==> flow/design.v <==
module fifo_sync #(
    parameter DATA_WIDTH = 8,
    parameter DEPTH      = 16
)(
    input  wire                  clk,
    input  wire                  rst,
    input  wire                  wr_en,
    input  wire [DATA_WIDTH-1:0] din,
    output wire                  full,
    input  wire                  rd_en,
    output reg  [DATA_WIDTH-1:0] dout,
    output wire                  empty
);
    localparam ADDR_WIDTH = $clog2(DEPTH);
    reg [DATA_WIDTH-1:0]   mem [0:DEPTH-1];
    reg [ADDR_WIDTH-1:0]   wr_ptr;
    reg [ADDR_WIDTH-1:0]   rd_ptr;
    reg [ADDR_WIDTH:0]     count;
    assign full  = (count == DEPTH);
    assign empty = (count == 0);
    always @(posedge clk) begin
        if (rst)
            wr_ptr <= 0;
        else if (wr_en && !full) begin
            mem[wr_ptr]                 <= din;
            wr_ptr                      <= wr_ptr + 1'b1;
        end
    end
    always @(posedge clk) begin
        if (rst) begin
            rd_ptr <= 0;
            dout   <= 0;
        end else if (rd_en && !empty) begin
            dout   <= mem[rd_ptr];
            rd_ptr <= rd_ptr + 1'b1;
        end
    end
    always @(posedge clk) begin
        if (rst) count <= 0;
        else begin
            case ({wr_en && !full, rd_en && !empty})
                2'b10: count <= count + 1'b1;    
                2'b01: count <= count - 1'b1;    
                2'b11: count <= count;           
                default: count <= count;         
            endcase
        end
    end
endmodule
module uart_rx #(
    parameter integer CLOCK_FREQ = 125_000_000,
    parameter integer BAUD_RATE  = 1_953_125  
)(
    input  wire        clk,
    input  wire        rst,
    input  wire        rx,
    output reg  [7:0]  data_out,
    output reg         data_valid
);
    localparam integer TICKS_16X = CLOCK_FREQ / (BAUD_RATE * 16);
    localparam IDLE  = 2'b00;
    localparam START = 2'b01;
    localparam DATA  = 2'b10;
    localparam STOP  = 2'b11;
    reg [1:0]  current_state, next_state;
    reg [31:0] tick_cnt;
    reg [3:0]  sample_cnt;  
    reg [2:0]  bit_cnt;
    reg [7:0]  shift_reg;
    reg [1:0]  rx_sync;
    always @(posedge clk) begin
        if (rst) rx_sync <= 2'b11;
        else     rx_sync <= {rx_sync[0], rx};
    end
    wire rx_s = rx_sync[1];
    always @(posedge clk) begin
        if (rst) current_state <= IDLE;
        else     current_state <= next_state;
    end
    wire tick_done = (tick_cnt == TICKS_16X - 1);
    always @(*) begin
        next_state = current_state;
        case (current_state)
            IDLE: begin
                if (rx_s == 1'b0)  next_state = START;                   
            end
            START: begin
                if (tick_done && sample_cnt == 7 && rx_s == 1'b1)
                    next_state = IDLE;
                else if (tick_done && sample_cnt == 15)
                    next_state = DATA;  
            end
            DATA: begin
                if (tick_done && sample_cnt == 15 && bit_cnt == 7)
                    next_state = STOP;  
            end
            STOP: begin
                if (tick_done && sample_cnt == 15)
                    next_state = IDLE;  
            end
        endcase
    end
    always @(posedge clk) begin
        if (rst) begin
            tick_cnt   <= 0;
            sample_cnt <= 0;
            bit_cnt    <= 0;
            shift_reg  <= 8'b00;
            data_valid <= 1'b0;
            data_out   <= 8'b0;
        end else begin
            data_valid <= 1'b0;
            if (tick_cnt < TICKS_16X - 1) begin
                tick_cnt <= tick_cnt + 1;
            end else begin
                tick_cnt <= 0;
                case (current_state)
                    IDLE: begin
                        sample_cnt <= 0;
                        bit_cnt    <= 0;
                    end
                    START: begin
                        if (sample_cnt == 15) sample_cnt <= 0;
                        else                  sample_cnt <= sample_cnt + 1;
                    end
                    DATA: begin
                        if (sample_cnt == 7) begin
                            shift_reg[bit_cnt] <= rx_s;
                        end
                        if (sample_cnt == 15) begin
                            sample_cnt <= 0;
                            if (bit_cnt == 7) bit_cnt <= 0;
                            else              bit_cnt <= bit_cnt + 1;
                        end else begin
                            sample_cnt <= sample_cnt + 1;
                        end
                    end
                    STOP: begin
                        if (sample_cnt == 15) begin
                            sample_cnt <= 0;
                            data_out   <= shift_reg;
                            data_valid <= 1'b1;
                        end else begin
                            sample_cnt <= sample_cnt + 1;
                        end
                    end
                endcase
            end
        end
    end
endmodule
module uart_tx #(
    parameter integer CLOCK_FREQ = 125_000_000,
    parameter integer BAUD_RATE  = 1_953_125  
)(
    input  wire       clk,
    input  wire       rst,
    input  wire [7:0] data_in,
    input  wire       data_valid,
    output reg        tx,
    output reg        tx_ready
);
    localparam integer TICKS_PER_BIT = CLOCK_FREQ / BAUD_RATE;
    localparam IDLE     = 1'b0;
    localparam ACTIVE   = 1'b1;
    reg         current_state, next_state;
    reg [31:0]  tick_cnt;
    reg [3:0]   bit_cnt;      
    reg [9:0]   tx_frame;
    wire        bit_done;
    always @(posedge clk) begin
        if (rst)    current_state <= IDLE;
        else        current_state <= next_state;
    end
    always @(*) begin
        next_state = current_state;
        case (current_state)
            IDLE:   if (data_valid) next_state = ACTIVE;
            ACTIVE: if (bit_done)   next_state = (bit_cnt == 9) ? IDLE : ACTIVE;
        endcase
    end
    always @(posedge clk) begin
        if (rst) begin
            tx         <= 1'b1;
            tx_ready   <= 1'b1;
        end else begin
            case (current_state)
                IDLE: begin
                    tx       <= 1'b1;  
                    tx_ready <= 1'b1;
                    if (data_valid) begin
                        tx_frame <= {1'b1, data_in, 1'b0};
                        tx       <= 1'b0; 
                        bit_cnt  <= 0;
                        tick_cnt <= 0;
                        tx_ready <= 1'b0;
                    end
                end
                ACTIVE: begin
                    if (bit_done) begin
                        tick_cnt <= 0;
                        if (bit_cnt == 9) begin
                            tx      <= 1'b1; 
                        end else begin
                            tx      <= tx_frame[bit_cnt + 1];
                            bit_cnt <= bit_cnt + 1;
                        end
                    end else begin
                        tick_cnt    <= tick_cnt + 1;
                    end
                end
            endcase
        end
    end
    assign bit_done = (tick_cnt == TICKS_PER_BIT - 1);
endmodule
module protocol_handler(
    input wire          clk,
    input wire          rst,
    output reg          rx_rd,
    input  wire         rx_empty,
    input  wire [7:0]   rx_data,
    output reg          tx_wr,
    input  wire         tx_full,
    output reg [7:0]    tx_data,
    input wire          card_OK,     
    input wire [31:0]   UID,         
    input wire          dispensing_active, 
    output reg [4:0]    dispenser_start,
    output reg [3:0]    count_A, count_B, count_C, count_D, count_E,
    input  wire [4:0]   input_ir,
    output reg          led1
);
    localparam CMD_MAX = 32;
    localparam IDLE       = 3'd0;
    localparam FETCH      = 3'd1;
    localparam WAIT_RX    = 3'd2;
    localparam PROCESS    = 3'd3;
    localparam RESPOND    = 3'd4;
    localparam TRANSMIT   = 3'd5;
    localparam WAIT_TX    = 3'd6;
    localparam RFID_SEND  = 3'd7;
    reg [2:0] current_state, next_state;
    reg       system_authorized;          
    reg       session_captured;           
    reg [31:0] session_uid;
    reg       disp_active_prev;
    reg [7:0] rx_buf [0:CMD_MAX-1];
    reg [7:0] tx_buf [0:CMD_MAX-1];
    reg [5:0] rx_len;
    reg [5:0] tx_len;
    reg [5:0] tx_idx;
    wire [7:0] rx_upper = (rx_data >= 8'h61 && rx_data <= 8'h7A) ? (rx_data - 8'h20) : rx_data;
    localparam LOCKOUT   = 200_000;    
    localparam BLINK_BIT = 11;         
    reg [$clog2(LOCKOUT+1)-1:0] lockout_cnt;
    reg [BLINK_BIT:0] blink_timer;
    always @(posedge clk) begin
        if (rst) begin
            current_state    <= IDLE;
            disp_active_prev <= 1'b0;
        end else begin
            current_state    <= next_state;
            disp_active_prev <= dispensing_active;
        end
    end
    always @(*) begin
        next_state = current_state;
        if (card_OK && system_authorized && !session_captured && lockout_cnt == 0 && current_state == IDLE) begin
            next_state = RFID_SEND;
        end 
        else if (disp_active_prev && !dispensing_active && current_state == IDLE) begin
            next_state = RESPOND;
        end
        else begin
            case (current_state)
                IDLE:
                    if (!rx_empty) next_state = FETCH;
                FETCH:
                    next_state = WAIT_RX;
                WAIT_RX:
                    next_state = PROCESS;
                PROCESS: begin
                    if (rx_len == 0 && (rx_upper <= 8'h20)) next_state = IDLE;
                    else if (rx_upper == 8'h0A || rx_upper == 8'h0D) begin
                        if (rx_len == 1 && rx_buf[0] == "T") next_state = RFID_SEND;
                        else next_state = RESPOND;
                    end
                    else if (rx_len >= CMD_MAX) next_state = IDLE;
                    else next_state = IDLE;
                end
                RESPOND:
                    if (tx_len > 0) next_state = TRANSMIT;
                    else            next_state = IDLE;
                RFID_SEND:
                    next_state = TRANSMIT;
                TRANSMIT: begin
                    if (tx_idx < tx_len) begin
                        if (!tx_full) next_state = WAIT_TX;
                        else          next_state = TRANSMIT;
                    end else begin
                        next_state = IDLE;
                    end
                end
                WAIT_TX:
                    next_state = TRANSMIT;
                default: next_state = IDLE;
            endcase
        end
    end
    always @(posedge clk) begin
        if (rst) begin
            rx_rd             <= 1'b0;
            tx_wr             <= 1'b0;
            rx_len            <= 6'd0;
            tx_len            <= 6'd0;
            tx_idx            <= 6'd0;
            system_authorized <= 1'b0;
            session_captured  <= 1'b0;
            led1              <= 1'b0;
            lockout_cnt       <= 0;
            blink_timer       <= 0;
            session_uid       <= 32'h0;
            dispenser_start   <= 5'b00000;
            count_A           <= 4'd0;
            count_B           <= 4'd0;
            count_C           <= 4'd0;
            count_D           <= 4'd0;
            count_E           <= 4'd0;
        end else begin
            rx_rd <= 1'b0;
            tx_wr <= 1'b0;
            if (!system_authorized) begin
                led1        <= 1'b0;
                blink_timer <= 0;
            end else begin
                blink_timer <= blink_timer + 1'b1;
                if (session_captured) begin
                    led1 <= 1'b1;            
                end else begin
                    led1 <= blink_timer[BLINK_BIT];  
                end
            end
            if (lockout_cnt > 0) lockout_cnt <= lockout_cnt - 1;
            case (next_state)
                FETCH: begin
                    rx_rd <= 1'b1;
                end
                PROCESS: begin
                    if (current_state == WAIT_RX) begin
                        if (rx_len < CMD_MAX && rx_upper > 8'h20 && rx_upper != 8'h0A && rx_upper != 8'h0D) begin
                            rx_buf[rx_len] <= rx_upper;
                            rx_len         <= rx_len + 1'b1;
                        end
                    end
                end
                RESPOND: begin
                    tx_len          <= 0;
                    tx_idx          <= 0;
                    dispenser_start <= 5'b00000;
                    if (disp_active_prev && !dispensing_active) begin
						tx_buf[0] <= "D"; 
						tx_buf[1] <= "O"; 
						tx_buf[2] <= "N"; 
						tx_buf[3] <= "E"; 
						tx_buf[4] <= 8'h0A;
						tx_len    <= 5;
                    end
                    else if (rx_len == 5 && rx_buf[0] == "S" && rx_buf[1] == "T" && rx_buf[2] == "A" && rx_buf[3] == "R" && rx_buf[4] == "T") begin
                        system_authorized <= 1'b1;
                        session_captured  <= 1'b0;
                        session_uid       <= 32'h0;
                    end
                    else if (rx_len == 3 && rx_buf[0] == "E" && rx_buf[1] == "N" && rx_buf[2] == "D") begin
						system_authorized <= 1'b0;
						session_captured  <= 1'b0;
						session_uid       <= 32'h0;
						tx_buf[0] <= "S"; 
						tx_buf[1] <= "T"; 
						tx_buf[2] <= "K"; 
						tx_buf[3] <= ":";
						tx_buf[4] <= input_ir[4] ? 8'h31 : 8'h30;
						tx_buf[5] <= input_ir[3] ? 8'h31 : 8'h30;
						tx_buf[6] <= input_ir[2] ? 8'h31 : 8'h30;
						tx_buf[7] <= input_ir[1] ? 8'h31 : 8'h30;
						tx_buf[8] <= input_ir[0] ? 8'h31 : 8'h30;
						tx_buf[9] <= 8'h0A;
						tx_len    <= 10;
                    end
                    else if (system_authorized) begin
                        if (rx_len == 4 && rx_buf[0] == "P" && rx_buf[1] == "I" && rx_buf[2] == "N" && rx_buf[3] == "G") begin
							tx_buf[0] <= "P"; 
							tx_buf[1] <= "O"; 
							tx_buf[2] <= "N"; 
							tx_buf[3] <= "G"; 
							tx_buf[4] <= 8'h0A;
							tx_len    <= 5;
                        end
                        else if (rx_len == 14 && rx_buf[0] == "M" && rx_buf[1] == "E" && rx_buf[2] == "D" && !dispensing_active) begin
							count_A <= rx_buf[5] - 8'h30; 
							count_B <= rx_buf[7] - 8'h30; 
							count_C <= rx_buf[9] - 8'h30;
							count_D <= rx_buf[11] - 8'h30; 
							count_E <= rx_buf[13] - 8'h30;
							if (rx_buf[5]  > 8'h30) dispenser_start[0] <= 1'b1;
							if (rx_buf[7]  > 8'h30) dispenser_start[1] <= 1'b1;
							if (rx_buf[9]  > 8'h30) dispenser_start[2] <= 1'b1;
							if (rx_buf[11] > 8'h30) dispenser_start[3] <= 1'b1;
							if (rx_buf[13] > 8'h30) dispenser_start[4] <= 1'b1;
							tx_buf[0] <= "D"; 
							tx_buf[1] <= "I"; 
							tx_buf[2] <= "S"; 
							tx_buf[3] <= "P"; 
							tx_buf[4] <= "E"; 
							tx_buf[5] <= "N";
							tx_buf[6] <= "S"; 
							tx_buf[7] <= "I"; 
							tx_buf[8] <= "N"; 
							tx_buf[9] <= "G"; 
							tx_buf[10]<= "."; 
							tx_buf[11]<= ".";
							tx_buf[12]<= "."; 
							tx_buf[13]<= 8'h0A;
							tx_len    <= 14;
                        end else begin
                            tx_buf[0] <= "E"; tx_buf[1] <= "R"; tx_buf[2] <= "R"; tx_buf[3] <= 8'h0A;
                            tx_len    <= 4;
                        end
                    end
                    rx_len <= 6'd0;
                end
                RFID_SEND: begin
					session_captured 	<= 1'b1;  
					session_uid      	<= UID;
					tx_buf[0] 			<= "P"; 
					tx_buf[1] 			<= "I"; 
					tx_buf[2] 			<= "D"; 
					tx_buf[3] 			<= ":";
					tx_buf[4] 			<= UID[31:24]; 
					tx_buf[5] 			<= UID[23:16]; 
					tx_buf[6] 			<= UID[15:8]; 
					tx_buf[7] 			<= UID[7:0];
					tx_buf[8] 			<= 8'h0A;
					tx_len    			<= 9;
					tx_idx    			<= 0;
					rx_len    			<= 0;
					lockout_cnt 		<= LOCKOUT;
                end
                WAIT_TX: begin
                    tx_data <= tx_buf[tx_idx];
                    tx_wr   <= 1'b1;
                    tx_idx  <= tx_idx + 1'b1;
                end 
            endcase
        end
    end
endmodule
module uart_controller (
    input  wire         clk,
    input  wire         rst,
    input  wire         rx,
    output wire         tx,
    output wire         led1,
    input  wire [31:0]  UID,
    input  wire         card_OK,
    input  wire [4:0]   ir_status,
    input  wire         dispensing_active,
    output wire [4:0]   dispenser_start,
    output wire [3:0]   count_A, count_B, count_C, count_D, count_E
);
    wire [7:0]  rx_data_raw;
    wire        rx_valid_raw;
    wire [7:0]  rx_fifo_dout;
    wire        rx_fifo_empty;
    wire        rx_fifo_rd;
    wire [7:0]  tx_fifo_din;
    wire        tx_fifo_full;
    wire        tx_wr_en;
    wire [7:0]  tx_fifo_dout;
    wire        tx_fifo_empty;   
    wire        tx_ready;
    reg [1:0] current_state, next_state;
    reg        tx_fifo_rd;     
    reg        tx_data_valid;  
    localparam IDLE       = 2'b00;
    localparam FETCH_FIFO = 2'b01;
    localparam SEND_UART  = 2'b10;
    localparam WAIT_ACK   = 2'b11; 
    always @(posedge clk) begin
        if (rst)    current_state <= IDLE;
        else        current_state <= next_state;
    end
    always @(*) begin
        next_state = current_state;
        case (current_state)
            IDLE: begin
                if (!tx_fifo_empty && tx_ready) next_state = FETCH_FIFO;
            end
            FETCH_FIFO: begin
                next_state = SEND_UART;
            end
            SEND_UART: begin
                next_state = WAIT_ACK;
            end
            WAIT_ACK: begin
                if (!tx_ready) next_state = IDLE;
            end
            default: next_state = IDLE;
        endcase
    end
    always @(posedge clk) begin
        if (rst) begin
            tx_fifo_rd     <= 1'b0;
            tx_data_valid  <= 1'b0;
        end else begin
            tx_fifo_rd     <= 1'b0;
            tx_data_valid  <= 1'b0;
            case (next_state)
                FETCH_FIFO: begin
                    tx_fifo_rd    <= 1'b1; 
                end
                SEND_UART: begin
                    tx_data_valid <= 1'b1; 
                end
            endcase
        end
    end
    uart_rx u_rx (
        .clk        (clk), 
        .rst        (rst), 
        .rx         (rx),
        .data_out   (rx_data_raw), 
        .data_valid (rx_valid_raw)
    );
    fifo_sync rx_fifo (
        .clk        (clk), 
        .rst        (rst),
        .wr_en      (rx_valid_raw), 
        .din        (rx_data_raw),
        .rd_en      (rx_fifo_rd), 
        .dout       (rx_fifo_dout), 
        .empty      (rx_fifo_empty),
        .full       () 
    );
    protocol_handler handler (
        .clk        (clk), 
        .rst        (rst),
        .rx_rd      (rx_fifo_rd), 
        .rx_empty   (rx_fifo_empty), 
        .rx_data    (rx_fifo_dout),
        .tx_wr      (tx_wr_en), 
        .tx_full    (tx_fifo_full), 
        .tx_data    (tx_fifo_din),
        .led1       (led1), 
        .card_OK    (card_OK),
        .UID        (UID),
        .input_ir   (ir_status),
        .dispensing_active      (dispensing_active),
        .dispenser_start        (dispenser_start),
        .count_A                (count_A),
        .count_B                (count_B),
        .count_C                (count_C),
        .count_D                (count_D),
        .count_E                (count_E)
    );
    fifo_sync tx_fifo (
        .clk        (clk), 
        .rst        (rst),
        .wr_en      (tx_wr_en), 
        .din        (tx_fifo_din),
        .rd_en      (tx_fifo_rd), 
        .dout       (tx_fifo_dout), 
        .empty      (tx_fifo_empty),
        .full       (tx_fifo_full)
    );
    uart_tx u_tx (
        .clk        (clk), 
        .rst        (rst),
        .data_in    (tx_fifo_dout), 
        .data_valid (tx_data_valid),
        .tx         (tx), 
        .tx_ready   (tx_ready)
    );
endmodule
module spi_master #(
    parameter DATA_WIDTH = 16,      
    parameter CLK_DIV    = 32,      
    parameter CPOL       = 0,       
    parameter CPHA       = 0,       
    parameter LSB_FIRST  = 0,        
    parameter LEAD_TICKS = 15,
    parameter LAG_TICKS  = 15
)(
    input  wire                   clk,
    input  wire                   rst,
    input  wire                   start,
    input  wire [DATA_WIDTH-1:0]  tx_data,
    output reg  [DATA_WIDTH-1:0]  rx_data,
    output reg                    busy,
    output reg                    sclk,
    output reg                    mosi,
    input  wire                   miso,
    output reg                    cs_n
);
    reg [$clog2(CLK_DIV)-1:0]   clk_cnt;
    reg [$clog2(DATA_WIDTH):0]  bit_cnt;
    reg [DATA_WIDTH-1:0]        shift_reg;
    reg [1:0]                   miso_sync; 
    localparam IDLE     = 2'b00;
    localparam LEAD_IN  = 2'b01;
    localparam TRANSFER = 2'b10;
    localparam DONE     = 2'b11;
    reg [1:0] state;
    always @(posedge clk) miso_sync <= {miso_sync[0], miso};
    wire sample_edge = (CPHA == 0); 
    always @(posedge clk) begin
        if (rst) begin
            state     <= IDLE;
            sclk      <= CPOL;
            cs_n      <= 1;
            mosi      <= 0;
            rx_data   <= 0;
            bit_cnt   <= 0;
            clk_cnt   <= 0;
            shift_reg <= 0;
            busy      <= 0;
        end else begin
            case (state)
                IDLE: begin
                    cs_n    <= 1;
                    sclk    <= CPOL;
                    busy    <= 0;
                    clk_cnt <= 0;
                    if (start) begin
                        state     <= LEAD_IN;
                        shift_reg <= tx_data;
                        busy      <= 1;
                    end
                end
                LEAD_IN: begin
                    cs_n    <= 0;
                    clk_cnt <= clk_cnt + 1;
                    mosi    <= LSB_FIRST ? shift_reg[0] : shift_reg[DATA_WIDTH-1];
                    if (clk_cnt == LEAD_TICKS) begin
                        state   <= TRANSFER;
                        bit_cnt <= DATA_WIDTH;
                        clk_cnt <= 0;
                    end
                end
                TRANSFER: begin
                    if (bit_cnt > 0) begin
                        clk_cnt <= clk_cnt + 1;
                        if (clk_cnt == CLK_DIV/2 - 1) begin
                            sclk <= ~sclk;
                            if (sample_edge) begin
                                shift_reg <= LSB_FIRST ? {miso_sync[1], shift_reg[DATA_WIDTH-1:1]} : {shift_reg[DATA_WIDTH-2:0], miso_sync[1]};
                            end else begin
                                mosi <= LSB_FIRST ? shift_reg[0] : shift_reg[DATA_WIDTH-1];
                            end
                        end 
                        else if (clk_cnt == CLK_DIV - 1) begin
                            sclk    <= ~sclk;
                            clk_cnt <= 0;
                            bit_cnt <= bit_cnt - 1;
                            if (sample_edge) begin
                                if (bit_cnt > 1) 
                                    mosi <= LSB_FIRST ? shift_reg[0] : shift_reg[DATA_WIDTH-1];
                            end else begin
                                shift_reg <= LSB_FIRST ? {miso_sync[1], shift_reg[DATA_WIDTH-1:1]} : {shift_reg[DATA_WIDTH-2:0], miso_sync[1]};
                            end
                        end
                    end else begin
                        state   <= DONE;
                        clk_cnt <= 0;
                        rx_data <= shift_reg;
                    end
                end
                DONE: begin
                    clk_cnt <= clk_cnt + 1;
                    if (clk_cnt == LAG_TICKS) begin
                        cs_n    <= 1;
                        sclk    <= CPOL;
                        state   <= IDLE;
                    end
                end
            endcase
        end
    end
endmodule
module rc522 (
    input               clk,             
    input               rst,           
    input               miso,            
    output              sclk,            
    output              mosi,            
    output              cs_n,            
    output reg          nrst_pd,             
    output reg [31:0]   UID,             
    output reg          card_OK          
);
 localparam  	CommandReg              = 8'h01 << 1,    
                ComIEnReg               = 8'h02 << 1,    
                DivIEnReg               = 8'h03 << 1,    
                ComIrqReg               = 8'h04 << 1,    
                DivIrqReg               = 8'h05 << 1,    
                ErrorReg                = 8'h06 << 1,    
                Status1Reg              = 8'h07 << 1,    
                Status2Reg              = 8'h08 << 1,    
                FIFODataReg             = 8'h09 << 1,    
                FIFOLevelReg            = 8'h0A << 1,    
                WaterLevelReg           = 8'h0B << 1,    
                ControlReg              = 8'h0C << 1,    
                BitFramingReg           = 8'h0D << 1,    
                CollReg                 = 8'h0E << 1,    
                ModeReg                 = 8'h11 << 1,    
                TxModeReg               = 8'h12 << 1,    
                RxModeReg               = 8'h13 << 1,    
                TxControlReg            = 8'h14 << 1,    
                TxASKReg                = 8'h15 << 1,    
                TxSelReg                = 8'h16 << 1,    
                RxSelReg                = 8'h17 << 1,    
                RxThresholdReg          = 8'h18 << 1,    
                DemodReg                = 8'h19 << 1,    
                MfTxReg                 = 8'h1C << 1,    
                MfRxReg                 = 8'h1D << 1,    
                SerialSpeedReg          = 8'h1F << 1,    
                CRCResultRegH           = 8'h21 << 1,    
                CRCResultRegL           = 8'h22 << 1,
                ModWidthReg             = 8'h24 << 1,    
                RFCfgReg                = 8'h26 << 1,    
                GsNReg                  = 8'h27 << 1,    
                CWGsPReg                = 8'h28 << 1,    
                ModGsPReg               = 8'h29 << 1,    
                TModeReg                = 8'h2A << 1,    
                TPrescalerReg           = 8'h2B << 1,    
                TReloadRegH             = 8'h2C << 1,    
                TReloadRegL             = 8'h2D << 1,
                TCounterValueRegH       = 8'h2E << 1,    
                TCounterValueRegL       = 8'h2F << 1,
                TestSel1Reg             = 8'h31 << 1,    
                TestSel2Reg             = 8'h32 << 1,    
                TestPinEnReg            = 8'h33 << 1,    
                TestPinValueReg         = 8'h34 << 1,    
                TestBusReg              = 8'h35 << 1,    
                AutoTestReg             = 8'h36 << 1,    
                VersionReg              = 8'h37 << 1,    
                AnalogTestReg           = 8'h38 << 1,    
                TestDAC1Reg             = 8'h39 << 1,    
                TestDAC2Reg             = 8'h3A << 1,    
                TestADCReg              = 8'h3B << 1;    
    localparam  PCD_Idle                = 8'h00,         
                PCD_Mem                 = 8'h01,         
                PCD_GenerateRandomID    = 8'h02,         
                PCD_CalcCRC             = 8'h03,         
                PCD_Transmit            = 8'h04,         
                PCD_NoCmdChange         = 8'h07,         
                PCD_Receive             = 8'h08,         
                PCD_Transceive          = 8'h0C,         
                PCD_MFAuthent           = 8'h0E,         
                PCD_SoftReset           = 8'h0F;         
    localparam  PICC_CMD_REQA           = 8'h26,         
                PICC_CMD_WUPA          = 8'h52,          
		PICC_CMD_CT            = 8'h88,          
                PICC_CMD_SEL_CL1       = 8'h93,          
                PICC_CMD_SEL_CL2       = 8'h95,          
                UltraPICC_CMD_SEL_CL3       = 8'h97,          
		PICC_CMD_HLTA          = 8'h50,          
                PICC_CMD_RATS          = 8'hE0,          
                PICC_CMD_MF_AUTH_KEY_A = 8'h60,          
                PICC_CMD_MF_AUTH_KEY_B = 8'h61,          
                PICC_CMD_MF_READ       = 8'h30,          
                PICC_CMD_MF_WRITE      = 8'hA0,          
                PICC_CMD_MF_DECREMENT  = 8'hC0,          
                PICC_CMD_MF_INCREMENT  = 8'hC1,          
                PICC_CMD_MF_RESTORE    = 8'hC2,          
                PICC_CMD_MF_TRANSFER   = 8'hB0,          
                PICC_CMD_UL_WRITE      = 8'hA2;          
    reg         spi_start;  
    reg [15:0]  data_tx;    
    wire [15:0] data_rx;    
    wire        spi_busy;	 
    reg         new_card;	 
    spi_master #(
        .DATA_WIDTH     (16),
        .CLK_DIV        (32),
        .CPOL           (0),
        .CPHA           (0),
        .LEAD_TICKS     (15),
        .LAG_TICKS      (15)
    ) spi_module (
        .clk            (clk),
        .rst            (rst),
        .start          (spi_start),
        .tx_data        (data_tx),
        .rx_data        (data_rx),
        .sclk           (sclk),
        .mosi           (mosi),
        .miso           (miso),
        .cs_n           (cs_n),
        .busy           (spi_busy)
    );
    localparam  STEP_BITS = 10;          
    reg [31:0]  cnt;					 
    reg [2:0]   cnt_2; 					 
    reg [7:0]   FIFOLevelReg_Value;	 
    reg [7:0]   BCC;					 
    reg [9:0] instr_step;  
    task spi_write;
        input [7:0] reg_addr;
        input [7:0] value;
        begin
            spi_start   <= 1;
            data_tx     <= {reg_addr, value};	 
        end										 
    endtask
    task spi_read;
        input [7:0] reg_addr;
        begin
            spi_start   <= 1;							 
            data_tx     <= {reg_addr | 8'h80, 8'h00};	 
        end
    endtask
    always @(posedge clk) begin
        if (rst) begin
            instr_step      <= 0;
            spi_start       <= 0;
            nrst_pd             <= 1;   				 
            UID             <= 32'h00000000;
            cnt             <= 0;
            cnt_2           <= 0;
            new_card        <= 0;
            card_OK         <= 0;
        end else begin													 
            if  (&cnt[4:0] && spi_start)                                     
                spi_start   <= 0;											
            if  (&cnt[STEP_BITS-1:0] && ~spi_busy) begin                              
                case (instr_step)											 
                    1:  nrst_pd <= 0;                                            
                    2:  nrst_pd <= 1;                                            
                    50: spi_write (TxModeReg,       8'h00);                  
                    51: spi_write (RxModeReg,       8'h00);                  
                    52: spi_write (ModWidthReg,     8'h26);                  
                    53: spi_write (TModeReg,        8'h80);                  
                    54: spi_write (TPrescalerReg,   8'hA9);            
                    55: spi_write (TReloadRegH,     8'h03);
                    56: spi_write (TReloadRegL,     8'hE8);
                    57: spi_write (TxASKReg,        8'h40);                  
                    58: spi_write (ModeReg,         8'h3D);                  
                    59: spi_read  (TxControlReg);							 
                    60: spi_write (TxControlReg,    8'h03 | data_rx[7:0]);        
                    62: spi_write (CommandReg,      PCD_Idle);               
                    63: spi_write (ComIrqReg,       8'h7F);                  
                    64: spi_write (FIFOLevelReg,    8'h80);                  
                    65: spi_write (FIFODataReg,     PICC_CMD_REQA);          
                    66: spi_write (BitFramingReg,   8'h07);                  
                    67: spi_write (CommandReg,      PCD_Transceive);         
                    68: spi_write (BitFramingReg,   8'h87);                  
                    70: spi_read  (ComIrqReg);                               
                    71: if (data_rx[5])                                      
                            new_card <= 1;
                    73: spi_write (FIFOLevelReg,    8'h80);                  
                    74: spi_write (FIFODataReg,     PICC_CMD_SEL_CL1);       
                    75: spi_write (FIFODataReg,     8'h20);
                    76: spi_write (BitFramingReg,   8'h00);                  
                    77: spi_write (CommandReg,      PCD_Transceive);         
                    78: spi_write (BitFramingReg,   8'h80);                  
                    83: spi_read  (FIFOLevelReg);
                    84: FIFOLevelReg_Value <= data_rx[7:0];
                    85: spi_read  (FIFODataReg);
                    86: UID[31:24] <= data_rx[7:0];
                    87: spi_read  (FIFODataReg);
                    88: UID[23:16] <= data_rx[7:0];
                    89: spi_read  (FIFODataReg);
                    90: UID[15:8] <= data_rx[7:0];
                    91: spi_read  (FIFODataReg);
                    92: UID[7:0] <= data_rx[7:0];
                    93: spi_read  (FIFODataReg);
                    94: BCC <= data_rx[7:0];                                     
                    95: new_card <= 0;
                    96: if ((FIFOLevelReg_Value == 5) && (BCC == (UID[31:24] ^ UID[23:16] ^ UID[15:8] ^ UID[7:0])))
                            card_OK <= 1;
                    97: card_OK <= 0;
                endcase
                if (instr_step == 72 && ~new_card) begin  
                    cnt_2 <= cnt_2 + 1;
                    if (cnt_2 == 5) begin
                        cnt_2 <= 0;
                        instr_step <= 62;
                    end else
                        instr_step <= 70;
                end else if (instr_step == 501)
                    instr_step <= 62;
                else
                    instr_step <= instr_step + 1;
            end
            cnt <= cnt + 1;
        end
    end
endmodule
module servo_fsm_unit (
    input  wire clk,             
    input  wire rst,             
    input  wire start_trigger,   
    input  wire [3:0] num_turns, 
    output reg  pwm_out,
    output reg  busy            
);
    localparam FRAME_COUNT = 200;        
    localparam MIN_PULSE   = 20;         
    localparam MAX_PULSE   = 101;        
    localparam STEP        = 5;          
    localparam ONE_SEC     = 2_000;      
    localparam ST_IDLE       = 3'b000;
    localparam ST_PAUSE_LOW  = 3'b001;  
    localparam ST_SWEEP_UP   = 3'b010;
    localparam ST_PAUSE_HIGH = 3'b011;  
    localparam ST_SWEEP_DOWN = 3'b100;
    localparam ST_CHECK      = 3'b101;
    reg [2:0]  state;
    reg [$clog2(FRAME_COUNT)-1:0] counter;
    reg [$clog2(FRAME_COUNT)-1:0] pulse_width;
    reg [3:0]  current_turn;
    reg [$clog2(ONE_SEC)-1:0] wait_counter; 
    reg start_reg;
    wire start_edge = (start_trigger && !start_reg);
    always @(posedge clk) begin
        if (rst) begin
            state <= ST_IDLE;
            counter <= 0;
            pulse_width <= MIN_PULSE;
            current_turn <= 0;
            pwm_out <= 0;
            busy <= 0;
            start_reg <= 0;
            wait_counter <= 0;
        end else begin
            start_reg <= start_trigger;
            if (counter >= FRAME_COUNT - 1) counter <= 0;
            else counter <= counter + 1;
            pwm_out <= (counter < pulse_width);
            case (state)
                ST_IDLE: begin
                    busy <= 0;
                    current_turn <= 0;
                    pulse_width <= MIN_PULSE;
                    if (start_edge && num_turns > 0) begin
                        state <= ST_PAUSE_LOW;
                        busy <= 1;
                        wait_counter <= 0;
                    end
                end
                ST_PAUSE_LOW: begin
                    pulse_width <= MIN_PULSE;
                    if (wait_counter >= ONE_SEC - 1) begin
                        state <= ST_SWEEP_UP;
                        wait_counter <= 0;
                    end else begin
                        wait_counter <= wait_counter + 1;
                    end
                end
                ST_SWEEP_UP: begin
                    if (counter == 0) begin 
                        if (pulse_width >= MAX_PULSE) begin
                            state <= ST_PAUSE_HIGH;
                            wait_counter <= 0;
                        end else begin
                            pulse_width <= pulse_width + STEP;
                        end
                    end
                end
                ST_PAUSE_HIGH: begin
                    pulse_width <= MAX_PULSE;
                    if (wait_counter >= ONE_SEC - 1) begin
                        state <= ST_SWEEP_DOWN;
                        wait_counter <= 0;
                    end else begin
                        wait_counter <= wait_counter + 1;
                    end
                end
                ST_SWEEP_DOWN: begin
                    if (counter == 0) begin
                        if (pulse_width <= MIN_PULSE) begin
                            state <= ST_CHECK;
                        end else begin
                            pulse_width <= pulse_width - STEP;
                        end
                    end
                end
                ST_CHECK: begin
                    if (current_turn + 1 >= num_turns) begin
                        state <= ST_IDLE;
                    end else begin
                        current_turn <= current_turn + 1;
                        state <= ST_PAUSE_LOW;
                        wait_counter <= 0;
                    end
                end
                default: state <= ST_IDLE;
            endcase
        end
    end
endmodule
module servo_fsm_unit_anticlockwise (
    input  wire clk,             
    input  wire rst,             
    input  wire start_trigger,   
    input  wire [3:0] num_turns, 
    output reg  pwm_out,
    output reg  busy            
);
    localparam FRAME_COUNT = 200;        
    localparam MIN_PULSE   = 20;         
    localparam START_PULSE = 98;         
    localparam STEP        = 5;          
    localparam ONE_SEC     = 2_000;      
    localparam ST_IDLE        = 3'b000;
    localparam ST_PAUSE_START = 3'b001;  
    localparam ST_SWEEP_DOWN  = 3'b010;  
    localparam ST_PAUSE_MIN   = 3'b011;  
    localparam ST_SWEEP_UP    = 3'b100;  
    localparam ST_CHECK       = 3'b101;
    reg [2:0]  state;
    reg [$clog2(FRAME_COUNT)-1:0] counter;
    reg [$clog2(FRAME_COUNT)-1:0] pulse_width;
    reg [3:0]  current_turn;
    reg [$clog2(ONE_SEC)-1:0] wait_counter; 
    reg start_reg;
    wire start_edge = (start_trigger && !start_reg);
    always @(posedge clk) begin
        if (rst) begin
            state <= ST_IDLE;
            counter <= 0;
            pulse_width <= START_PULSE; 
            current_turn <= 0;
            pwm_out <= 0;
            busy <= 0;
            start_reg <= 0;
            wait_counter <= 0;
        end else begin
            start_reg <= start_trigger;
            if (counter >= FRAME_COUNT - 1) counter <= 0;
            else counter <= counter + 1;
            pwm_out <= (counter < pulse_width);
            case (state)
                ST_IDLE: begin
                    busy <= 0;
                    current_turn <= 0;
                    pulse_width <= START_PULSE; 
                    if (start_edge && num_turns > 0) begin
                        state <= ST_PAUSE_START;
                        busy <= 1;
                        wait_counter <= 0;
                    end
                end
                ST_PAUSE_START: begin
                    pulse_width <= START_PULSE;
                    if (wait_counter >= ONE_SEC - 1) begin
                        state <= ST_SWEEP_DOWN;
                        wait_counter <= 0;
                    end else begin
                        wait_counter <= wait_counter + 1;
                    end
                end
                ST_SWEEP_DOWN: begin
                    if (counter == 0) begin 
                        if (pulse_width <= MIN_PULSE) begin
                            state <= ST_PAUSE_MIN;
                            wait_counter <= 0;
                        end else begin
                            pulse_width <= pulse_width - STEP;
                        end
                    end
                end
                ST_PAUSE_MIN: begin
                    pulse_width <= MIN_PULSE;
                    if (wait_counter >= ONE_SEC - 1) begin
                        state <= ST_SWEEP_UP;
                        wait_counter <= 0;
                    end else begin
                        wait_counter <= wait_counter + 1;
                    end
                end
                ST_SWEEP_UP: begin
                    if (counter == 0) begin
                        if (pulse_width >= START_PULSE) begin
                            state <= ST_CHECK;
                        end else begin
                            pulse_width <= pulse_width + STEP;
                        end
                    end
                end
                ST_CHECK: begin
                    if (current_turn + 1 >= num_turns) begin
                        state <= ST_IDLE;
                    end else begin
                        current_turn <= current_turn + 1;
                        state <= ST_PAUSE_START; 
                        wait_counter <= 0;
                    end
                end
                default: state <= ST_IDLE;
            endcase
        end
    end
endmodule
module system_top (
    input  wire         clk, 
    input  wire         rst,
    input  wire         rx,
    output wire         tx,
    input  wire         miso,
    output wire         sclk,
    output wire         mosi,
    output wire         cs_n,
    output wire         nrst_pd,
    output wire [4:0]   pwm_servos,  
    input  wire [4:0]   input_ir,
	output wire [4:0] led_busy,
	output wire         led1, led2
);
    wire [31:0] UID;
    wire        card_OK;
    wire [4:0] disp_start;
    wire [3:0] s_count [0:4];   
    wire [4:0] busy_servo;
    wire dispensing_active = |busy_servo;
    assign led2     = dispensing_active;
	assign led_busy = busy_servo;
    rc522 rfid_inst (
        .clk            (clk),
        .rst            (rst),
        .miso           (miso),
        .sclk           (sclk),
        .mosi           (mosi),
        .cs_n           (cs_n),
        .nrst_pd        (nrst_pd),
        .UID            (UID),
        .card_OK        (card_OK)
    );
    wire [3:0] count_A, count_B, count_C, count_D, count_E;
    assign s_count[0] = count_A;
    assign s_count[1] = count_B;
    assign s_count[2] = count_C;
    assign s_count[3] = count_D;
    assign s_count[4] = count_E;
    uart_controller comm_inst(
        .clk            (clk),
        .rst            (rst),
        .rx             (rx),
        .tx             (tx),
        .led1           (led1),
        .UID            (UID),
        .card_OK        (card_OK),
        .ir_status      (input_ir),
        .dispensing_active  (dispensing_active),
        .dispenser_start    (disp_start),
        .count_A        (count_A),
        .count_B        (count_B),
        .count_C        (count_C),
        .count_D        (count_D),
        .count_E        (count_E)
    );
    genvar i;
    generate
        for (i = 1; i < 5; i = i + 1) begin: servo_dispensers
            servo_fsm_unit servo_inst1(
                .clk            (clk),
                .rst            (rst),
                .start_trigger  (disp_start[i]),
                .num_turns      (s_count[i]),
                .pwm_out        (pwm_servos[i]),
                .busy           (busy_servo[i])
            );
        end
    endgenerate
	servo_fsm_unit_anticlockwise servo_inst2(
		.clk            (clk),
		.rst            (rst),
		.start_trigger  (disp_start[0]),
		.num_turns      (s_count[0]),
		.pwm_out        (pwm_servos[0]),
		.busy           (busy_servo[0])
	);
endmodule
## Tool chain data of system_top

The steps from the RTL of system_top to its reports follow in flow order.
Line numbers count from 1 in the design file above.
Cell names lack the library's common part.
Not given: --

- Top: system_top
- Clock: clk
- Standard-cell library: sky130hd
- Library corner: tt_025C_1v80

## Elaborated design

Source: Yosys, flattened and elaborated. Widths are those after wreduce. Registers that Yosys merges into a memory's read port (data or address) are not register bits. Print and check cells do not count.
Yosys's memory passes give these memory sizes; they may raise the number of words (mostly to a power of two), join words into wider ones and drop unused or constant bits.

- Bits in registers: 647
- Bits in writable memories: 512
- Memory cells: 3
- Input port bits: 9
- Output and inout bits: 17
- Elaborated cells: 1057

- $add $sub $neg: 54
- Order comparisons: 51
- Equality and inequality tests: 248
- Shift-type cells: 3
- Muxes and demuxes: 356
- Bitwise gates (word level): 20
- Reduce/logical cells: 201

Memory list:

| memory | words | width | line | text |
|---|---|---|---|---|
| comm_inst.handler.rx_buf | 32 | 8 | 248 | `reg [7:0] rx_buf [0:CMD_MAX-1];` |
| comm_inst.rx_fifo.mem | 16 | 8 | 15 | `reg [DATA_WIDTH-1:0]   mem [0:DEPTH-1];` |
| comm_inst.tx_fifo.mem | 16 | 8 | 15 |  |

Operator list:

| cell | number |
|---|---|
| 8-bit 2-to-1 mux | 77 |
| 16-bit case mux with 25-bit select | 1 |
| 10-bit by 7-bit == test with 1-bit output with constant B | 29 |
| 11-bit 2-to-1 mux | 25 |
| 8-bit case mux with 30-bit select | 1 |
| 11-bit case mux with 4-bit select | 5 |
| 32-bit by 4-bit greater-or-equal comparator with 1-bit output | 5 |
| 8-bit case mux with 4-bit select | 5 |
| 8-bit case mux with 2-bit select | 9 |
| 3-bit 2-to-1 mux | 45 |
| 10-bit by 6-bit == test with 1-bit output with constant B | 13 |
| 8-bit by 7-bit == test with 1-bit output with constant B | 15 |
| 32-bit by 1-bit adder with 32-bit output with constant B | 3 |
| 5-bit == test with constant B | 19 |
| 1-bit 2-to-1 mux | 91 |
| 3-bit case mux with 6-bit select | 5 |
| 2-bit by 1-bit inequality test with 1-bit output with constant B | 40 |
| 5-bit 2-to-1 mux | 16 |
| 4-bit 2-to-1 mux | 19 |
| 5-bit AND reduction | 15 |
| 2-bit inequality test with constant B | 34 |
| 32-bit case mux with 2-bit select | 1 |
| 32-bit 2-to-1 mux | 2 |
| 3-bit == test with constant B | 19 |
| 7-bit AND reduction | 8 |
| 4-bit case mux with 2-bit select | 7 |
| 11-bit by 1-bit adder with 11-bit output with constant B | 5 |
| 11-bit greater-or-equal comparator with constant B | 5 |

Not listed: further kinds 100, cells in them 414.

## Logic depth

Yosys ltp: most cells in a row. Word level: on the elaborated netlist, between registers, memories and ports. Mapped: between sequential cells and ports; inverters and the memories' decode and read muxes count.

- Depth after elaboration: 14
- ABC_AREA: 0
- Depth in mapped cells: 14
- Mapped depth without buffers: 13

## Mapped cells and area

Source: synth_stat.txt of the flow (Yosys; design flattened, memories mapped). It holds for the ABC_AREA given above (unset counts as 0); a run with the other value may have another netlist.

Cell types:

| cell type | number | area in all (sq um) |
|---|---|---|
| edfxtp_1 | 474 | 1.42E+04 |
| dfxtp_1 | 506 | 1.01E+04 |
| ha_1 | 161 | 2.01E+03 |
| mux4_2 | 82 | 1.85E+03 |
| nor2_1 | 469 | 1.76E+03 |
| nand2_1 | 350 | 1313.76 |
| a21oi_1 | 227 | 1136.09 |
| xor2_1 | 112 | 980.941 |
| xnor2_1 | 103 | 902.115 |
| mux2i_1 | 77 | 770.739 |
| nand3_1 | 144 | 720.691 |
| inv_1 | 161 | 604.33 |
| o21ai_0 | 105 | 525.504 |
| clkbuf_1 | 133 | 499.229 |
| nor3_1 | 88 | 440.422 |
| a21o_1 | 58 | 435.418 |
| nand4_1 | 56 | 350.336 |
| a211oi_1 | 43 | 322.81 |

Other cell types: 72; their cells: 632.

- Mapped cells: 3981
- Synthesis area: 43721.9 sq um
- Sequential area: 24363.4 sq um
- Mapped flip-flops: 980
- Buffer cells: 174

The figures by module come from a second, unflattened synthesis with its own total; it is not the netlist above.

- Cells (unflattened synthesis): 4236
- Area (unflattened synthesis): 46169.3 sq um

Each row is one instance without its submodules.

By module:

| module | instances | cells | area (sq um) | sequential area (sq um) |
|---|---|---|---|---|
| fifo_sync | 2 | 361 | 6017.0 | 4264.1 |
| protocol_handler | 1 | 877 | 9942.0 | 6055.8 |
| servo_fsm_unit | 4 | 290 | 2439.8 | 800.8 |
| rc522 | 1 | 470 | 4479.3 | 2112.0 |
| uart_tx | 1 | 231 | 2516.2 | 1381.3 |
| servo_fsm_unit_anticlockwise | 1 | 288 | 2457.4 | 800.8 |
| spi_master | 1 | 253 | 2424.8 | 1041.0 |
| uart_rx | 1 | 204 | 2257.2 | 1241.2 |
| uart_controller | 1 | 28 | 286.5 | 160.2 |
| system_top | 1 | 3 | 12.5 | 0.0 |

## Path before layout

Source: OpenSTA report_checks on the synthesized netlist (no wires, ideal clock, input and output delay 20% of the period each), path of least setup slack; recovery checks are left aside. Register names are those of the netlist, which keeps one name where synthesis merged equal registers.

- Path kind: flip-flop to flip-flop
- Start point: reg comm_inst.rx_fifo.dout[1]
- End point: reg comm_inst.handler.tx_buf[5][0]
- Period: 8.0 ns
- Library setup time: 0.456 ns
- Launch time at the first pin: 0.000 ns
- Data arrival time: 4.724 ns
- Required time: 7.544 ns
- Path slack: 2.820 ns
- Path delay: 5.180 ns
- Stages: 12
- Path buffers: 3
- Period reached after synthesis: 5.18 ns

"path delay" = arrival - input delay + setup time.
"stages": output pins that drive a net of the path, with the launching flip-flop's if there is one; two outputs of one cell count as two.
"period reached after synthesis" is the clock period less the worst setup slack; recovery checks do not enter. This is arithmetic on one report: input and output delays are still those of the set period (20% each).
Between the ends stands the longest chain of elaborated cells between them, by number of cells; it is not shown to be the way that was timed. Of several equally long chains one is given.
Each line given opens the expression or statement behind the cell; cells for indexed reads and writes are added by Yosys, which also makes memories of some case tables.
A register here has more assigning lines than the two given.
Only ways into the end's enable, where the timed path ends, are counted here.

- Cell sequence: dfxtp_1 > or3b_2 > a2111oi_0 > o2111a_2 > and3_4 > or3_1 > buf_2 > and3_1 > clkbuf_1 > buf_2 > a21oi_1 > a211oi_1
- Cells in the longest elaborated chain: 13
- Elaborated cells on any way between the ends: 24
- Source lines of those cells: 7
- Classes of those cells: add/sub: 1; compare: 3; eq/ne: 9; mux: 6; reduce/logical: 5

Ends and longest elaborated chain, post-synthesis:

| element | line | text |
|---|---|---|
| from (decl) | 11 | `output reg  [DATA_WIDTH-1:0] dout,` |
| 8-bit by 7-bit greater-or-equal comparator with 1-bit output | 253 | `wire [7:0] rx_upper = (rx_data >= 8'h61 && rx_data <= 8'h7A) ? (rx_data - 8'h20) : rx_data;` |
| 1-bit logical AND | 253 |  |
| 8-bit 2-to-1 mux | 253 |  |
| 8-bit by 4-bit == test with 1-bit output | 285 | `else if (rx_upper == 8'h0A \|\| rx_upper == 8'h0D) begin` |
| 1-bit logical OR | 285 |  |
| 3-bit 2-to-1 mux | 285 |  |
| 3-bit 2-to-1 mux | 284 | `if (rx_len == 0 && (rx_upper <= 8'h20)) next_state = IDLE;` |
| 3-bit case mux with 7-bit select | 276 | `case (current_state)` |
| 3-bit 2-to-1 mux | 272 | `else if (disp_active_prev && !dispensing_active && current_state == IDLE) begin` |
| 3-bit 2-to-1 mux | 269 | `if (card_OK && system_authorized && !session_captured && lockout_cnt == 0 && current_state == IDLE) begin` |
| 3-bit == test | 345 | `case (next_state)` |
| 3-bit inequality test | -- |  |
| 7-bit AND reduction | -- |  |
| to (assign) | 383 | `tx_buf[5] <= input_ir[3] ? 8'h31 : 8'h30;` |
| to (assign) | 415 | `tx_buf[5] <= "N";` |
| to (decl) | 249 | `reg [7:0] tx_buf [0:CMD_MAX-1];` |

## Timing after layout

From the final timing report of flow run 1: the path of least setup slack in the routed layout; clock arrival at registers is part of the times.

- Path kind: flip-flop to flip-flop
- Start point: reg comm_inst.rx_fifo.dout[2]
- End point: reg comm_inst.handler.tx_buf[5][1]
- Period: 4.5 ns
- Library setup time: 0.28 ns
- Launch time at the first pin: 0.69 ns
- Data arrival time: 3.95 ns
- Required time: 4.90 ns
- Path slack: 0.95 ns
- Stages: 13
- Path buffers: 5

Between the ends stands the longest chain of elaborated cells between them, by number of cells; it is not shown to be the way that was timed. Of several equally long chains one is given.
A register here has more assigning lines than the two given.
Only ways into the end's enable, where the timed path ends, are counted here.

- Cell sequence: dfxtp_4 > or4_4 > or2_4 > o2111a_2 > and3_4 > or3_1 > buf_6 > and3_1 > buf_2 > buf_6 > a211oi_4 > buf_6 > buf_6
- Cells in the longest elaborated chain: 13
- Elaborated cells on any way between the ends: 24
- Source lines of those cells: 7
- Classes of those cells: add/sub: 1; compare: 3; eq/ne: 9; mux: 6; reduce/logical: 5

Ends and longest elaborated chain, after layout:

| element | line | text |
|---|---|---|
| from (decl) | 11 | `output reg  [DATA_WIDTH-1:0] dout,` |
| 8-bit by 7-bit greater-or-equal comparator with 1-bit output | 253 | `wire [7:0] rx_upper = (rx_data >= 8'h61 && rx_data <= 8'h7A) ? (rx_data - 8'h20) : rx_data;` |
| 1-bit logical AND | 253 |  |
| 8-bit 2-to-1 mux | 253 |  |
| 8-bit by 4-bit == test with 1-bit output | 285 | `else if (rx_upper == 8'h0A \|\| rx_upper == 8'h0D) begin` |
| 1-bit logical OR | 285 |  |
| 3-bit 2-to-1 mux | 285 |  |
| 3-bit 2-to-1 mux | 284 | `if (rx_len == 0 && (rx_upper <= 8'h20)) next_state = IDLE;` |
| 3-bit case mux with 7-bit select | 276 | `case (current_state)` |
| 3-bit 2-to-1 mux | 272 | `else if (disp_active_prev && !dispensing_active && current_state == IDLE) begin` |
| 3-bit 2-to-1 mux | 269 | `if (card_OK && system_authorized && !session_captured && lockout_cnt == 0 && current_state == IDLE) begin` |
| 3-bit == test | 345 | `case (next_state)` |
| 3-bit inequality test | -- |  |
| 7-bit AND reduction | -- |  |
| to (assign) | 383 | `tx_buf[5] <= input_ir[3] ? 8'h31 : 8'h30;` |
| to (assign) | 415 | `tx_buf[5] <= "N";` |
| to (decl) | 249 | `reg [7:0] tx_buf [0:CMD_MAX-1];` |

## Implementation results

2 stored runs of system_top in the flow (synthesis by Yosys, layout by OpenROAD, sky130hd cells), in arbitrary order. Constraints: input delay and output delay 20% of the set period each, output load 0.01 pF.
"achieved clock period" = clock period - worst setup slack. The figure is calculated, with input and output delays left at 20% of the set period.
"worst path time" means the part of the period allowed to the worst setup path (the constraints hold back 20% at inputs and 20% at outputs) less its slack; where the path has registers, the arrival times of their clocks count too.
"power consumption" is the tool's figure for a default switching activity; nothing was simulated.

### Flow run 1

==> flow/run.sh <==
#!/bin/bash
# the make line also repeats the synthesis and layout settings of config.mk as NAME=value (left out here)
make -C /OpenROAD-flow-scripts/flow DESIGN_CONFIG=/design/flow/config.mk WORK_HOME=/design/flow/orfs CLKGATE_MAP_FILE= finish
==> flow/config.mk <==
export PLATFORM = sky130hd
export DESIGN_NAME = system_top
export DESIGN_NICKNAME = system_top
export VERILOG_FILES = /design/flow/design.v
export SDC_FILE = /design/flow/constraint.sdc
export NUM_CORES = 4
export LEC_CHECK = 0
export CAP_MARGIN = 20
export CELL_PAD_IN_SITES_DETAIL_PLACEMENT = 1
export CORE_MARGIN = 2
export CORE_UTILIZATION = 40
export CTS_CLUSTER_SIZE = 96
export GPL_ROUTABILITY_DRIVEN = 1
export GPL_TIMING_DRIVEN = 0
export MAX_ROUTING_LAYER = met4
export PLACE_DENSITY_LB_ADDON = 0.04
export SETUP_SLACK_MARGIN = 0.9
export SLEW_MARGIN = 40
==> flow/constraint.sdc <==
create_clock -name core_clock -period 4.5 [get_ports {clk}]
set_input_delay 0.9000 -clock core_clock [delete_from_list [all_inputs] [get_ports {clk}]]
set_output_delay 0.9000 -clock core_clock [all_outputs]
set_load 0.01 [all_outputs]

Results of flow run 1:
- Worst path time: 3.55 ns
- Worst setup path type: flip-flop to flip-flop
- Utilization after layout: 46.6 %
- Power consumption: 19040 uW
- Sum of negative setup slack: 0.000 ns
- Area inside the die boundary: 111964.0 sq um
- Area of the synthesized netlist: 43721.9 sq um
- Worst-case hold slack: 0.335 ns
- Achieved clock period: 3.554 ns
- Standard-cell area after layout: 50612.3 sq um
- Worst setup slack after layout: 0.946 ns

### Flow run 2

==> flow/run.sh <==
#!/bin/bash
# the make line also repeats the synthesis and layout settings of config.mk as NAME=value (left out here)
make -C /OpenROAD-flow-scripts/flow DESIGN_CONFIG=/design/flow/config.mk WORK_HOME=/design/flow/orfs CLKGATE_MAP_FILE= finish
==> flow/config.mk <==
export PLATFORM = sky130hd
export DESIGN_NAME = system_top
export DESIGN_NICKNAME = system_top
export VERILOG_FILES = /design/flow/design.v
export SDC_FILE = /design/flow/constraint.sdc
export NUM_CORES = 4
export LEC_CHECK = 0
export CAP_MARGIN = 20
export CELL_PAD_IN_SITES_DETAIL_PLACEMENT = 1
export CORE_MARGIN = 2
export CORE_UTILIZATION = 40
export CTS_CLUSTER_SIZE = 96
export SETUP_SLACK_MARGIN = 0.22
export SLEW_MARGIN = 20
==> flow/constraint.sdc <==
create_clock -name core_clock -period 8.0 [get_ports {clk}]
set_input_delay 1.6000 -clock core_clock [delete_from_list [all_inputs] [get_ports {clk}]]
set_output_delay 1.6000 -clock core_clock [all_outputs]
set_load 0.01 [all_outputs]

Results of flow run 2:
- Worst path time: 4.79 ns
- Worst setup path type: flip-flop to flip-flop
- Utilization after layout: 45.1 %
- Power consumption: 10579 uW
- Sum of negative setup slack: 0.000 ns
- Area inside the die boundary: 111964.0 sq um
- Area of the synthesized netlist: 43721.9 sq um
- Worst-case hold slack: 0.334 ns
- Achieved clock period: 4.785 ns
- Standard-cell area after layout: 48985.7 sq um
- Worst setup slack after layout: 3.215 ns
